==> flow/design.v <==
module cordic #(parameter WIDTH = 32, ITER = 16)(
    input clk,
    input rst,
    input start,
    input mode,  
    input signed [WIDTH-1:0] x_in,
    input signed [WIDTH-1:0] y_in,
    input signed [WIDTH-1:0] z_in,
    output reg signed [WIDTH-1:0] x_out,
    output reg signed [WIDTH-1:0] y_out,
    output reg signed [WIDTH-1:0] z_out,
    output reg done
);
    localparam signed [WIDTH-1:0] K = 32'sd19898;   
    localparam IDLE = 2'd0, PROCESS = 2'd1, DONE = 2'd2;
    reg signed [WIDTH-1:0] x, y, z;
    reg [4:0] i;
    reg [1:0] state;
    reg mode_r;  
    function signed [WIDTH-1:0] atan_table;
        input [3:0] idx;
        case (idx)
            4'd0:  atan_table = 32'sd25736;
            4'd1:  atan_table = 32'sd15192;
            4'd2:  atan_table = 32'sd8027;
            4'd3:  atan_table = 32'sd4074;
            4'd4:  atan_table = 32'sd2045;
            4'd5:  atan_table = 32'sd1023;
            4'd6:  atan_table = 32'sd511;
            4'd7:  atan_table = 32'sd256;
            4'd8:  atan_table = 32'sd128;
            4'd9:  atan_table = 32'sd64;
            4'd10: atan_table = 32'sd32;
            4'd11: atan_table = 32'sd16;
            4'd12: atan_table = 32'sd8;
            4'd13: atan_table = 32'sd4;
            4'd14: atan_table = 32'sd2;
            default: atan_table = 32'sd1;
        endcase
    endfunction
    always @(posedge clk or posedge rst) begin
        if (rst) begin
            state <= IDLE;
            done <= 0;
            x <= 0; y <= 0; z <= 0;
            x_out <= 0; y_out <= 0; z_out <= 0;
            i <= 0;
            mode_r <= 0;
        end 
        else begin
            case (state)
                IDLE: begin
                    done <= 0;
                    if (start) begin
                        x <= mode ? x_in : K;
                        y <= mode ? y_in : 0;
                        z <= mode ? 0 : z_in;
                        mode_r <= mode;
                        i <= 0;
                        state <= PROCESS;
                    end
                end
                PROCESS: begin
                    if (i < ITER) begin
                        if ((mode_r == 0 && z >= 0) || (mode_r == 1 && y < 0)) begin
                            x <= x - (y >>> i);
                            y <= y + (x >>> i);
                            z <= z - atan_table(i[3:0]);
                        end 
                        else begin
                            x <= x + (y >>> i);
                            y <= y - (x >>> i);
                            z <= z + atan_table(i[3:0]);
                        end
                        i <= i + 1;
                    end 
                    else begin
                        x_out <= x;
                        y_out <= y;
                        z_out <= z;
                        done <= 1;
                        state <= DONE;
                    end
                end
                DONE: begin
                    done <= 0;      
                    state <= IDLE;   
                end
            endcase
        end
    end
endmodule
Appendix: tool output

== Reports on cordic ==
Tool output for the design above before and after an edit, in the order of the flow.
"unedited" refers to lines of the RTL above, "edited" to lines of the edited file.
"difference": "edited" minus "unedited" as printed here. "rel. change": 100 x difference / "unedited".
Library cell names are shortened.
The mark -- stands for no value.

* Top: cordic
* Clock port: clk
* Standard-cell library: sky130hd
* Timing corner: tt_025C_1v80

== Edit of the RTL ==
Unified diff, file above to edited file.
The edited RTL no longer does the same as the RTL above: the edit was made by script, with no optimisation intended.

<pre>
@@ -70,5 +70,5 @@
                         else begin
                             x <= x + (y >>> i);
-                            y <= y - (x >>> i);
+                            y <= y - (x >> i);
                             z <= z + atan_table(i[3:0]);
                         end
</pre>

== Elaborated design ==
Yosys after proc, flatten, opt, wreduce and memory -nomap, before mapping. Memory bits, and registers merged into a memory's read port (data or address), are not among the register bits. Print and check cells are not counted.
Memory sizes are those after Yosys's memory passes, which may raise the word count (mostly to a power of two), join words into wider ones and drop unused or constant bits.

{| class="wikitable"
|+ Storage and ports
! what !! unedited !! edited !! difference !! rel. change (%)
|-
| bits in registers || 201 || 201 || 0 || 0.00
|-
| bits in read-only memories || 480 || 480 || 0 || 0.00
|-
| memory cells || 2 || 2 || 0 || 0.00
|-
| input bits || 100 || 100 || 0 || 0.00
|-
| output and inout bits || 97 || 97 || 0 || 0.00
|-
| word-level cells || 73 || 74 || +1 || +1.37
|}

{| class="wikitable"
|+ Cells by class
! what !! unedited !! edited !! difference !! rel. change (%)
|-
| $add $sub $neg || 7 || 7 || 0 || 0.00
|-
| order comparisons || 3 || 3 || 0 || 0.00
|-
| eq/ne operators || 5 || 5 || 0 || 0.00
|-
| shifts and indexed selects || 2 || 3 || +1 || +50.00
|-
| muxes and demuxes || 29 || 29 || 0 || 0.00
|-
| bitwise gates (word level) || 2 || 2 || 0 || 0.00
|-
| reductions and logical operators || 13 || 13 || 0 || 0.00
|}

{| class="wikitable"
|+ Memory list
! what !! unedited !! edited
|-
| words x width with read and write ports || 16x15 r1 w0; 16x15 r1 w0 || 16x15 r1 w0; 16x15 r1 w0
|}

{| class="wikitable"
|+ Operators by type and width
! kind !! unedited !! edited !! difference
|-
| 32-bit by 5-bit right shift with 32-bit output || 0 || 1 || +1
|}

Unchanged operator kinds not shown: 27.

== Longest topological paths ==
Yosys ltp: most cells in a row. Word level: on the elaborated netlist, between registers, memories and ports. Mapped: between sequential cells and ports; inverters and the memories' decode and read muxes count.

{| class="wikitable"
|+ Logic depth
! what !! unedited !! edited !! difference !! rel. change (%)
|-
| depth in word-level cells || 10 || 10 || 0 || 0.00
|-
| ABC_AREA || 0 || 0 || -- || --
|-
| mapped depth || 28 || 30 || +2 || +7.14
|}

== Synthesis result ==
Yosys stat after the flow's synthesis: flattened, memories mapped to cells. It holds for the ABC_AREA given above (unset counts as 0); a run with the other value may have another netlist.

{| class="wikitable"
|+ Mapped netlist
! what !! unedited !! edited !! difference !! rel. change (%)
|-
| mapped cells || 2087 || 2211 || +124 || +5.94
|-
| cell area after synthesis (µm²) || 18856.8 || 19453.7 || +596.9 || +3.17
|-
| sequential area (µm²) || 5056.1 || 5056.1 || 0.0 || 0.00
|-
| flip-flops || 202 || 202 || 0 || 0.00
|}

{| class="wikitable"
|+ Cell types
! type !! unedited !! edited !! difference !! rel. change (%)
|-
| nor2_1 || 214 || 273 || +59 || +27.57
|-
| xor2_1 || 59 || 44 || -15 || -25.42
|-
| a31oi_1 || 16 || 30 || +14 || +87.50
|-
| nand2_1 || 187 || 176 || -11 || -5.88
|-
| clkbuf_1 || 86 || 97 || +11 || +12.79
|-
| nor3_1 || 22 || 33 || +11 || +50.00
|-
| mux2_2 || 123 || 133 || +10 || +8.13
|-
| o22ai_1 || 34 || 24 || -10 || -29.41
|-
| mux4_2 || 58 || 67 || +9 || +15.52
|-
| and2_1 || 9 || 17 || +8 || +88.89
|-
| a21boi_0 || 1 || 9 || +8 || +800.00
|-
| o21ai_0 || 130 || 137 || +7 || +5.38
|-
| inv_1 || 40 || 46 || +6 || +15.00
|-
| and3_1 || 20 || 26 || +6 || +30.00
|-
| o21a_1 || 20 || 14 || -6 || -30.00
|-
| buf_1 || 14 || 20 || +6 || +42.86
|-
| mux4_1 || 6 || 0 || -6 || -100.00
|-
| a221o_1 || 3 || 9 || +6 || +200.00
|}

Unchanged cell types not shown: 21.
The list need not be complete.

== Path before layout ==
Source: OpenSTA report_checks on the synthesized netlist (no wires, ideal clock, input and output delay 20% of the period each), path of least setup slack; recovery checks are left aside. Register names are those of the netlist, which keeps one name where synthesis merged equal registers.

{| class="wikitable"
|+ Path post-synthesis
! what !! unedited !! edited !! difference !! rel. change (%)
|-
| path type || register to register || register to register || -- || --
|-
| start || register i[0] || register i[0] || -- || --
|-
| end || register y[31] || register y[31] || -- || --
|-
| period (ps) || 7000 || 7000 || 0 || 0.00
|-
| setup time (ps) || 130 || 142 || +12 || --
|-
| time at the first pin (ps) || 0 || 0 || 0 || --
|-
| arrival (ps) || 5917 || 5716 || -201 || -3.40
|-
| required time (ps) || 6870 || 6858 || -12 || -0.17
|-
| path slack (ps) || 953 || 1142 || +189 || --
|-
| delay of the path (ps) || 6047 || 5858 || -189 || -3.13
|-
| stages || 27 || 24 || -3 || -11.11
|-
| synthesis period reached (ps) || 6047 || 5858 || -189 || -3.13
|}

"delay of the path" is the arrival time less input delay plus setup time.
"stages": output pins that drive a net of the path, with the launching flip-flop's if there is one; two outputs of one cell count as two.
"synthesis period reached" is the clock period less the worst setup slack; recovery checks do not enter. This is arithmetic on one report: input and output delays are still those of the set period (20% each).
Between the ends stands the longest chain of elaborated cells between them, by number of cells; it is not shown to be the way that was timed. Of several equally long chains one is given.
A line is the first line of the expression or statement that the cell stems from. Yosys adds cells for indexed reads and writes and turns some case tables into memories.
A register here has more assigning lines than the two given.

On the way, post-synthesis, unedited:
* Path through: dfrtp_1 > buf_6 > buf_12 > buf_12 > buf_6 > buf_6 > mux2_1 > a221oi_2 > o221ai_1 > o211ai_1 > ha_1 > inv_1 > or4_1 > o41ai_1 > xnor2_1 > ha_1 > and4_1 > a221oi_1 > o31ai_1 > o31a_1 > a211oi_1 > a21oi_1 > a21oi_1 > o221ai_1 > a21oi_1 > xnor2_1 > o21ai_1
* Length of the longest elaborated chain: 5
* Elaborated cells on any way between the ends: 9
* Those cells by class: add/sub (2); compare (1); eq/ne (1); shift (1); mux (3); reduce/logical (1)

{| class="wikitable"
|+ Ends and longest elaborated chain, post-synthesis, unedited
! what !! RTL line !! source
|-
| start, declared || 17 || <nowiki>reg [4:0] i;</nowiki>
|-
| start, assigned || 47 || <nowiki>i <= 0;</nowiki>
|-
| start, assigned || 75 || <nowiki>i <= i + 1;</nowiki>
|-
| 32-bit by 5-bit >>> shifter with 32-bit output || 72 || <nowiki>y <= y - (x >>> i);</nowiki>
|-
| 32-bit subtractor || 72 ||
|-
| 32-bit two-way mux || 65 || <nowiki>if ((mode_r == 0 && z >= 0) || (mode_r == 1 && y < 0)) begin</nowiki>
|-
| 32-bit two-way mux || 64 || <nowiki>if (i < ITER) begin</nowiki>
|-
| 32-bit parallel mux with 2-bit select || 51 || <nowiki>case (state)</nowiki>
|-
| end, assigned || 56 || <nowiki>y <= mode ? y_in : 0;</nowiki>
|-
| end, assigned || 67 || <nowiki>y <= y + (x >>> i);</nowiki>
|-
| end, declared || 16 || <nowiki>reg signed [WIDTH-1:0] x, y, z;</nowiki>
|}

On the way, post-synthesis, edited:
* Path through: dfrtp_1 > buf_6 > mux4_2 > and2_0 > a31o_2 > a221oi_1 > ha_1 > o2111a_1 > nor2b_1 > nor3b_1 > nand2_1 > o311ai_1 > o211ai_1 > a21oi_1 > ha_1 > a21o_1 > a21o_1 > a41oi_1 > o311ai_0 > a221o_1 > a21oi_1 > xor2_1 > mux2i_1 > o221ai_1
* Length of the longest elaborated chain: 5
* Elaborated cells on any way between the ends: 10
* Source lines of those cells: 5
* Those cells by class: add/sub (2); compare (1); eq/ne (1); shift (2); mux (3); reduce/logical (1)

{| class="wikitable"
|+ Ends and longest elaborated chain, post-synthesis, edited
! what !! RTL line !! source
|-
| start, declared || 17 || <nowiki>reg [4:0] i;</nowiki>
|-
| start, assigned || 47 || <nowiki>i <= 0;</nowiki>
|-
| start, assigned || 75 || <nowiki>i <= i + 1;</nowiki>
|-
| 32-bit by 5-bit right shift with 32-bit output || 72 || <nowiki>y <= y - (x >> i);</nowiki>
|-
| 32-bit subtractor || 72 ||
|-
| 32-bit two-way mux || 65 || <nowiki>if ((mode_r == 0 && z >= 0) || (mode_r == 1 && y < 0)) begin</nowiki>
|-
| 32-bit two-way mux || 64 || <nowiki>if (i < ITER) begin</nowiki>
|-
| 32-bit parallel mux with 2-bit select || 51 || <nowiki>case (state)</nowiki>
|-
| end, assigned || 56 || <nowiki>y <= mode ? y_in : 0;</nowiki>
|-
| end, assigned || 67 || <nowiki>y <= y + (x >>> i);</nowiki>
|-
| end, declared || 16 || <nowiki>reg signed [WIDTH-1:0] x, y, z;</nowiki>
|}

== Timing after layout ==
From the final timing report of each run of set A: the path of least setup slack in the routed layout; clock arrival at registers is part of the times.
The path's times are printed in steps of 10 ps; the period is the one set.

{| class="wikitable"
|+ Path after layout
! what !! unedited !! edited !! difference !! rel. change (%)
|-
| path type || register to register || register to register || -- || --
|-
| start || register i[0] || register i[0] || -- || --
|-
| end || register z[24] || register y[31] || -- || --
|-
| period (ps) || 7000 || 7000 || 0 || 0.00
|-
| setup time (ps) || 150 || 140 || -10 || --
|-
| time at the first pin (ps) || 560 || 580 || +20 || +3.57
|-
| arrival (ps) || 6940 || 7030 || +90 || +1.30
|-
| required time (ps) || 7420 || 7440 || +20 || +0.27
|-
| path slack (ps) || 480 || 410 || -70 || --
|-
| stages || 24 || 29 || +5 || +20.83
|}

Between the ends stands the longest chain of elaborated cells between them, by number of cells; it is not shown to be the way that was timed. Of several equally long chains one is given.
The chain passes a memory read, where the word-level depth is cut; so it can be longer than that depth.
A register here has more assigning lines than the two given.

On the way, after layout, unedited:
* Path through: dfrtp_4 > buf_12 > buf_4 > inv_1 > ha_1 > mux2_2 > a21oi_1 > ha_1 > nand2_1 > nor3b_1 > nand3_1 > o21ai_0 > xnor2_1 > ha_1 > a21o_1 > a21o_1 > a21oi_1 > a211o_1 > a31oi_1 > a31oi_1 > nor2_1 > or3_1 > a21oi_1 > a211oi_1
* Length of the longest elaborated chain: 8
* Elaborated cells on any way between the ends: 16
* Source lines of those cells: 6
* Those cells by class: add/sub (2); compare (1); eq/ne (1); mux (9); reduce/logical (1); memory (2)

{| class="wikitable"
|+ Ends and longest elaborated chain, after layout, unedited
! what !! RTL line !! source
|-
| start, declared || 17 || <nowiki>reg [4:0] i;</nowiki>
|-
| start, assigned || 47 || <nowiki>i <= 0;</nowiki>
|-
| start, assigned || 75 || <nowiki>i <= i + 1;</nowiki>
|-
| memory 16 x 15 bit || 22 || <nowiki>case (idx)</nowiki>
|-
| 32-bit two-way mux || 65 || <nowiki>if ((mode_r == 0 && z >= 0) || (mode_r == 1 && y < 0)) begin</nowiki>
|-
| 32-bit two-way mux || 64 || <nowiki>if (i < ITER) begin</nowiki>
|-
| 32-bit two-way mux || 51 || <nowiki>case (state)</nowiki>
|-
| 32-bit adder || 73 || <nowiki>z <= z + atan_table(i[3:0]);</nowiki>
|-
| 32-bit two-way mux || 65 ||
|-
| 32-bit two-way mux || 64 ||
|-
| 32-bit parallel mux with 2-bit select || 51 ||
|-
| end, assigned || 57 || <nowiki>z <= mode ? 0 : z_in;</nowiki>
|-
| end, assigned || 68 || <nowiki>z <= z - atan_table(i[3:0]);</nowiki>
|-
| end, declared || 16 || <nowiki>reg signed [WIDTH-1:0] x, y, z;</nowiki>
|}

On the way, after layout, edited:
* Path through: dfrtp_4 > buf_4 > mux2i_2 > mux4_2 > o22ai_1 > a221oi_1 > buf_4 > ha_1 > o2111a_1 > and2_1 > xor2_1 > a211oi_1 > a21oi_1 > a31oi_1 > ha_1 > o21ai_0 > a211oi_1 > o31a_1 > o211ai_1 > buf_4 > a31o_2 > o21a_1 > o311ai_0 > buf_4 > a221o_1 > a21oi_1 > xor2_1 > mux2i_1 > o221ai_1
* Length of the longest elaborated chain: 5
* Elaborated cells on any way between the ends: 10
* Source lines of those cells: 5
* Those cells by class: add/sub (2); compare (1); eq/ne (1); shift (2); mux (3); reduce/logical (1)

{| class="wikitable"
|+ Ends and longest elaborated chain, after layout, edited
! what !! RTL line !! source
|-
| start, declared || 17 || <nowiki>reg [4:0] i;</nowiki>
|-
| start, assigned || 47 || <nowiki>i <= 0;</nowiki>
|-
| start, assigned || 75 || <nowiki>i <= i + 1;</nowiki>
|-
| 32-bit by 5-bit right shift with 32-bit output || 72 || <nowiki>y <= y - (x >> i);</nowiki>
|-
| 32-bit subtractor || 72 ||
|-
| 32-bit two-way mux || 65 || <nowiki>if ((mode_r == 0 && z >= 0) || (mode_r == 1 && y < 0)) begin</nowiki>
|-
| 32-bit two-way mux || 64 || <nowiki>if (i < ITER) begin</nowiki>
|-
| 32-bit parallel mux with 2-bit select || 51 || <nowiki>case (state)</nowiki>
|-
| end, assigned || 56 || <nowiki>y <= mode ? y_in : 0;</nowiki>
|-
| end, assigned || 67 || <nowiki>y <= y + (x >>> i);</nowiki>
|-
| end, declared || 16 || <nowiki>reg signed [WIDTH-1:0] x, y, z;</nowiki>
|}

== Flow runs ==
Runs of the flow (Yosys, OpenROAD) on both versions; the two runs of a pair have the same settings. The constraints put input and output delay at 20% of the set period each and load the outputs with 0.01 pF.

Flow settings, set A:
* CORE_UTILIZATION: 40
* period_ns: 7.0
* CAP_MARGIN: 20
* CORE_MARGIN: 2
* SLEW_MARGIN: 20

{| class="wikitable"
|+ Measured results, set A
! what !! unedited !! edited !! difference !! rel. change (%)
|-
| netlist area reported by Yosys (µm²) || 18856.8 || 19453.7 || +596.9 || +3.17
|-
| overall die area (µm²) || 48894.1 || 50413.7 || +1519.6 || +3.11
|-
| area of the standard cells in the finished layout (µm²) || 22379.0 || 24353.4 || +1974.4 || +8.82
|-
| utilization of the finished layout (%) || 48.1 || 50.9 || +2.8 || --
|-
| worst slack on setup checks (ps) || 483 || 406 || -77 || --
|-
| total negative setup slack (ps) || 0 || 0 || 0 || --
|-
| lowest hold slack (ps) || 492 || 487 || -5 || --
|-
| achieved clock period (ps) || 6517 || 6594 || +77 || +1.18
|}

Flow settings, set B:
* CORE_UTILIZATION: 32
* CTS_CLUSTER_SIZE: 16
* GPL_ROUTABILITY_DRIVEN: 0
* GPL_TIMING_DRIVEN: 1
* PLACE_DENSITY_LB_ADDON: 0.26
* SETUP_SLACK_MARGIN: 1.03
* TNS_END_PERCENT: 75
* period_ns: 4.18
* CAP_MARGIN: 20
* CORE_MARGIN: 2
* SLEW_MARGIN: 20

{| class="wikitable"
|+ Measured results, set B
! what !! unedited !! edited !! difference !! rel. change (%)
|-
| netlist area reported by Yosys (µm²) || 18856.8 || 19453.7 || +596.9 || +3.17
|-
| overall die area (µm²) || 60885.6 || 62780.3 || +1894.7 || +3.11
|-
| area of the standard cells in the finished layout (µm²) || 30740.7 || 30420.4 || -320.3 || -1.04
|-
| utilization of the finished layout (%) || 53.0 || 50.5 || -2.5 || --
|-
| worst slack on setup checks (ps) || -1433 || -1723 || -290 || --
|-
| total negative setup slack (ps) || -61695 || -72695 || -11000 || --
|-
| lowest hold slack (ps) || 503 || 468 || -35 || --
|-
| achieved clock period (ps) || 5613 || 5903 || +290 || +5.17
|}

By "achieved clock period" is meant the clock period of the run minus its worst setup slack. This is arithmetic on one report: input and output delays are still those of the set period (20% each).
